==> flow/design.v <==
module apb_fifo (
    input  wire                   clk,         
    input  wire                   rst,         
    input  wire                   psel,        
    input  wire [3:0]            paddr,       
    input  wire [31:0]            pwdata,      
    input  wire                   penable,     
    input  wire                   pwrite,      
    output reg  [31:0]            prdata,      
    output reg                    pready       
);
parameter DEPTH = 16;   
parameter idle = 0, check_op = 1, write_data = 2, read_data =3,send_ready = 4;
reg [2:0] state;
reg [3:0] addr ;
 reg [31:0] wdata,rdata;
  reg [31:0] mem [0:15];
reg [3:0] wr_ptr;    
reg [3:0] rd_ptr;    
reg [4:0] count;     
reg [1:0] cwait;
always @(posedge clk or negedge rst) begin
    if (rst == 0) begin
        for(int i = 0; i<16;i++)
        begin
        mem[i] <= 0;
        end
        wr_ptr <= 0;
        rd_ptr <= 0;
        count <= 0;
        pready <= 0;
        state   <= idle;
        pready <= 0;
        prdata <= 0;
        addr   <= 0;
        wdata  <= 0;
        rdata  <= 0;
        cwait  <= 0;
    end else begin
        case(state)
        idle:
        begin
            wr_ptr <= 0;
            rd_ptr <= 0;
            count <= 0;
            pready <= 0;
            prdata <= 0;
            addr   <= 0;
            wdata  <= 0;
            rdata  <= 0;
            cwait  <= 0;
            state <= check_op;
        end
        check_op:
        begin
         if (penable && psel && pwrite && count != 15)
         begin 
            state   <= write_data;
            addr    <= paddr;
            wdata   <= pwdata;
         end
         else if (penable && psel && !pwrite && count != 0)
         begin
            state  <= read_data;
            addr   <= paddr;
         end
         else 
            state  <= check_op;
        end
        write_data:
        begin
            mem[addr] <= wdata;
            if(cwait < 2)
            begin
              state <= write_data;
              cwait <= cwait + 1;
            end
            else
            begin
               cwait <= 0;
               pready <= 1'b1;
               state <= send_ready;
               wr_ptr <= wr_ptr + 1;
               count  <= count  + 1;
            end
        end
        read_data : begin
            rdata <= mem[addr];
            if(cwait < 2)
            begin
              state <= read_data;
              cwait <= cwait + 1;
            end
            else
            begin
               cwait <= 0;
               state <= send_ready;
               pready <= 1'b1;
               prdata <= rdata;
               rd_ptr <= rd_ptr + 1;
               count  <= count  - 1;
            end
        end
        send_ready: begin
           state  <= check_op;
           pready <= 1'b0;    
         end
     endcase
     end
   end  
endmodule
Subject: tool reports on apb_fifo

Hi,

# Tool chain data of apb_fifo

Module apb_fifo before and after one edit of its RTL, step after step.
Lines under "before" count in the file above, lines under "after" in the edited file.
"difference" is "after" less "before", of the values as shown; "relative change" is that difference over "before", in percent.
Cell names lack the library's common part.
A cell with n/a has no value.

Design top: apb_fifo
Clock: clk
Cell library: sky130hd
Library corner: tt_025C_1v80

# Edit of the RTL

Unified diff, file above to edited file.
The edited RTL no longer does the same as the RTL above: the edit was made by script, with no optimisation intended.

```diff
@@ -4,5 +4,5 @@
     input  wire                   psel,        
     input  wire [3:0]            paddr,       
-    input  wire [31:0]            pwdata,      
+    input  wire [31:0]            pwdata_in,      
     input  wire                   penable,     
     input  wire                   pwrite,      
@@ -10,4 +10,6 @@
     output reg                    pready       
 );
+reg [31:0] pwdata;
+always @(posedge clk) pwdata <= pwdata_in;
 parameter DEPTH = 16;   
 parameter idle = 0, check_op = 1, write_data = 2, read_data =3,send_ready = 4;
```

# Elaborated design

Yosys after proc, flatten, opt, wreduce and memory -nomap, before mapping. Print and check cells are not counted. Equal cells are merged and count once.

Storage and ports:

| item              | before | after | difference | relative change (%) |
| bits in registers | 623    | 655   | +32        | +5.14 |
| elaborated cells  | 111    | 112   | +1         | +0.90 |
| input bits        | 41     | 41    | 0          | 0.00 |

Cells by class:

| item                          | before | after | difference | relative change (%) |
| muxes and demuxes             | 21     | 21    | 0          | 0.00 |
| reduce/logical cells          | 37     | 37    | 0          | 0.00 |
| equality and inequality tests | 25     | 25    | 0          | 0.00 |
| $lt $le $gt $ge               | 1      | 1     | 0          | 0.00 |
| $add $sub $neg                | 3      | 3     | 0          | 0.00 |

Unchanged operator kinds not shown: 38.

# Longest topological paths

Depth = most cells in a row (Yosys ltp): at word level without a register or memory, in the mapped netlist without a sequential cell, where the memories' decode and read muxes count.

Logic depth:

| item                          | before | after | difference | relative change (%) |
| depth after elaboration       | 6      | 6     | 0          | 0.00 |
| ABC_AREA                      | 0      | 0     | n/a        | n/a |
| gate-level depth with buffers | 9      | 8     | -1         | -11.11 |

# Synthesis result

Yosys stat after the flow's synthesis: flattened, memories mapped to cells. It holds for the ABC_AREA given above (unset counts as 0); a run with the other value may have another netlist.

Synthesis totals:

| item                            | before  | after   | difference | relative change (%) |
| chip area (Yosys) (um^2)        | 27817.9 | 28245.8 | +427.9     | +1.54 |
| area of sequential cells (um^2) | 15641.3 | 16281.9 | +640.6     | +4.10 |
| cells in the netlist            | 2086    | 2130    | +44        | +2.11 |
| flip-flops                      | 625     | 657     | +32        | +5.12 |

Cells by type:

| cell      | before | after | difference | relative change (%) |
| mux2_2    | 449    | 526   | +77        | +17.15 |
| o22ai_1   | 9      | 62    | +53        | +588.89 |
| o211ai_1  | 46     | 1     | -45        | -97.83 |
| nand3_1   | 5      | 37    | +32        | +640.00 |
| dfxtp_1   | 0      | 32    | +32        | n/a |
| a31oi_1   | 1      | 32    | +31        | +3100.00 |
| mux2_4    | 30     | 0     | -30        | -100.00 |
| a211oi_2  | 0      | 30    | +30        | n/a |
| a211oi_1  | 3      | 31    | +28        | +933.33 |
| mux2_1    | 44     | 19    | -25        | -56.82 |
| clkbuf_1  | 74     | 98    | +24        | +32.43 |
| a2bb2oi_1 | 24     | 0     | -24        | -100.00 |
| o22a_1    | 23     | 0     | -23        | -100.00 |
| buf_2     | 70     | 92    | +22        | +31.43 |
| buf_4     | 26     | 5     | -21        | -80.77 |
| a21oi_1   | 56     | 36    | -20        | -35.71 |
| a221oi_2  | 19     | 0     | -19        | -100.00 |
| o21ai_0   | 57     | 40    | -17        | -29.82 |

Unchanged cell types not shown: 15.
The list need not be complete.

# Worst setup path after synthesis

Path of least setup slack by OpenSTA after synthesis, without wires, with an ideal clock, recovery checks aside; 20% of the period is set as input and as output delay. Where synthesis merged equal registers, the netlist keeps one of their names.

Path after synthesis:

| item                                | before             | after              | difference | relative change (%) |
| path kind                           | input to register  | input to register  | n/a        | n/a |
| start point                         | input penable      | input penable      | n/a        | n/a |
| end point                           | register wdata[10] | register wdata[10] | n/a        | n/a |
| time at the first pin (ns)          | 1.000              | 1.000              | 0.000      | 0.00 |
| data arrival time (ns)              | 2.024              | 2.024              | 0.000      | 0.00 |
| clock period (ns)                   | 5.0                | 5.0                | 0.0        | 0.00 |
| stages                              | 7                  | 7                  | 0          | 0.00 |
| path slack (ns)                     | 2.855              | 2.855              | 0.000      | n/a |
| required time (ns)                  | 4.879              | 4.879              | 0.000      | 0.00 |
| path delay (ns)                     | 1.145              | 1.145              | 0.000      | 0.00 |
| period reached after synthesis (ns) | 2.145              | 2.145              | 0.000      | 0.00 |

"path delay" = arrival - input delay + setup time.
"stages" counts driving pins, that of a launching flip-flop among them; a cell with two outputs on the path counts twice.
"period reached after synthesis" = period - worst setup slack (recovery checks aside). The figure is calculated, with input and output delays left at 20% of the set period.
The rows between start and end are the longest chain of elaborated cells between them; the timing report does not say that the signal goes this way. Where chains are equally long, one stands for them.
A line is the first line of the expression or statement that the cell stems from. Yosys adds cells for indexed reads and writes and turns some case tables into memories.
At most two assigning lines are given for a register; there are more.

Between the ends, after synthesis, before:
Cell sequence: and3_1 -> o211a_1 -> clkbuf_1 -> nor2b_1 -> clkbuf_1 -> buf_2 -> a22o_1
Length of the longest elaborated chain: 5
Elaborated cells on any way between the ends: 7
Those cells by class: 1 x eq/ne; 2 x mux; 4 x reduce/logical

Ends and longest elaborated chain, after synthesis, before:

| item                                  | RTL line | source |
| start, declared                       | 7        | `input  wire                   penable,` |
| 1-bit logical AND (3 in a row)        | 56       | `if (penable && psel && pwrite && count != 15)` |
| 32-bit 2-to-1 mux                     | 56       |  |
| 32-bit parallel mux with 2-bit select | 40       | `case(state)` |
| end, assigned                         | 36       | `wdata  <= 0;` |
| end, assigned                         | 60       | `wdata   <= pwdata;` |
| end, declared                         | 16       | `reg [31:0] wdata,rdata;` |

Between the ends, after synthesis, after:
Cell sequence: and3_1 -> o211a_1 -> clkbuf_1 -> nor2b_1 -> clkbuf_1 -> buf_2 -> a22o_1
Length of the longest elaborated chain: 5
Elaborated cells on any way between the ends: 7
Those cells by class: 1 x eq/ne; 2 x mux; 4 x reduce/logical

Ends and longest elaborated chain, after synthesis, after:

| item                                  | RTL line | source |
| start, declared                       | 7        | `input  wire                   penable,` |
| 1-bit logical AND (3 in a row)        | 58       | `if (penable && psel && pwrite && count != 15)` |
| 32-bit 2-to-1 mux                     | 58       |  |
| 32-bit parallel mux with 2-bit select | 42       | `case(state)` |
| end, assigned                         | 38       | `wdata  <= 0;` |
| end, assigned                         | 62       | `wdata   <= pwdata;` |
| end, declared                         | 18       | `reg [31:0] wdata,rdata;` |

# Path in the finished layout

Path of least setup slack in the final report of each run of pair 1 (OpenROAD, finished layout, wires in). Where an end is a register, its clock arrival counts in the times.

Path post-layout:

| item                       | before               | after                | difference | relative change (%) |
| path kind                  | register to register | register to register | n/a        | n/a |
| start point                | register addr[1]     | register addr[2]     | n/a        | n/a |
| end point                  | register mem[3][7]   | register rdata[20]   | n/a        | n/a |
| time at the first pin (ns) | 0.60                 | 0.62                 | +0.02      | +3.33 |
| data arrival time (ns)     | 3.79                 | 3.86                 | +0.07      | +1.85 |
| clock period (ns)          | 5.0                  | 5.0                  | 0.0        | 0.00 |
| path slack (ns)            | 1.68                 | 1.67                 | -0.01      | n/a |
| stages                     | 6                    | 8                    | +2         | +33.33 |
| required time (ns)         | 5.47                 | 5.53                 | +0.06      | +1.10 |

The rows between start and end are the longest chain of elaborated cells between them; the timing report does not say that the signal goes this way. Where chains are equally long, one stands for them.
At most two assigning lines are given for a register; there are more.

Between the ends, post-layout, before:
Cell sequence: dfrtp_4 -> and2_1 -> nand2_2 -> nor2_4 -> buf_4 -> mux2_2
Length of the longest elaborated chain: 2
Elaborated cells on any way between the ends: 2
Those cells by class: 1 x eq/ne; 1 x reduce/logical

Ends and longest elaborated chain, post-layout, before:

| item                                           | RTL line | source |
| start, declared                                | 15       | `reg [3:0] addr ;` |
| start, assigned                                | 59       | `addr    <= paddr;` |
| start, assigned                                | 65       | `addr   <= paddr;` |
| 4-bit by 2-bit equality test with 1-bit output | 72       | `mem[addr] <= wdata;` |
| 2-bit AND reduction                            | n/a      |  |
| end, assigned                                  | 26       | `mem[i] <= 0;` |
| end, assigned                                  | 72       |  |
| end, declared                                  | 17       | `reg [31:0] mem [0:15];` |

Between the ends, post-layout, after:
Cell sequence: dfrtp_2 -> buf_4 -> nor2b_2 -> buf_4 -> a22oi_1 -> o22ai_1 -> nor2_1 -> a211oi_2
Length of the longest elaborated chain: 3
Elaborated cells on any way between the ends: 18
Those cells by class: 15 x eq/ne; 2 x mux; 1 x reduce/logical

Ends and longest elaborated chain, post-layout, after:

| item                                   | RTL line | source |
| start, declared                        | 17       | `reg [3:0] addr ;` |
| start, assigned                        | 61       | `addr    <= paddr;` |
| start, assigned                        | 67       | `addr   <= paddr;` |
| 4-bit equality test                    | 90       | `rdata <= mem[addr];` |
| 32-bit parallel mux with 16-bit select | 90       |  |
| 32-bit parallel mux with 2-bit select  | 42       | `case(state)` |
| end, assigned                          | 39       | `rdata  <= 0;` |
| end, assigned                          | 90       |  |
| end, declared                          | 18       | `reg [31:0] wdata,rdata;` |

# Measured runs

Runs of the flow (Yosys, OpenROAD) on both versions; the two runs of a pair have the same settings. The constraints put input and output delay at 20% of the set period each and load the outputs with 0.01 pF.

Flow settings, pair 1:
CORE_UTILIZATION: 40
period_ns: 5.0
CAP_MARGIN: 20
CORE_MARGIN: 2
SLEW_MARGIN: 20

Results, pair 1:

| item                                 | before  | after   | difference | relative change (%) |
| die size (um^2)                      | 71671.3 | 72757.0 | +1085.7    | +1.51 |
| setup slack of the worst path (ns)   | 1.681   | 1.671   | -0.010     | n/a |
| worst hold slack after layout (ns)   | 0.469   | 0.452   | -0.017     | n/a |
| synthesis area (um^2)                | 27817.9 | 28245.8 | +427.9     | +1.54 |
| achieved clock period (ns)           | 3.319   | 3.329   | +0.010     | +0.30 |
| total power of the final layout (uW) | 19486   | 19846   | +360       | +1.85 |
| sum of negative setup slack (ns)     | 0.000   | 0.000   | 0.000      | n/a |
| utilization                          | 0.46    | 0.462   | +0.002     | n/a |

Flow settings, pair 2:
ABC_AREA: 0
CAP_MARGIN: 40
CORE_UTILIZATION: 39
CTS_CLUSTER_DIAMETER: 63
CTS_CLUSTER_SIZE: 17
MAX_ROUTING_LAYER: met5
PLACE_DENSITY_LB_ADDON: 0.07
SLEW_MARGIN: 20
TNS_END_PERCENT: 80
period_ns: 2.68
CORE_MARGIN: 2

Results, pair 2:

| item                                 | before  | after   | difference | relative change (%) |
| die size (um^2)                      | 73481.7 | 74594.5 | +1112.8    | +1.51 |
| setup slack of the worst path (ns)   | 0.371   | 0.221   | -0.150     | n/a |
| worst hold slack after layout (ns)   | 0.463   | 0.356   | -0.107     | n/a |
| synthesis area (um^2)                | 27817.9 | 28245.8 | +427.9     | +1.54 |
| achieved clock period (ns)           | 2.309   | 2.459   | +0.150     | +6.50 |
| total power of the final layout (uW) | 36691   | 36126   | -565       | -1.54 |
| sum of negative setup slack (ns)     | 0.000   | 0.000   | 0.000      | n/a |
| utilization                          | 0.459   | 0.453   | -0.006     | n/a |

"achieved clock period" means the clock period less the worst setup slack. The figure is calculated, with input and output delays left at 20% of the set period.
"total power of the final layout" is the tool's figure for a default switching activity; nothing was simulated.

Regards
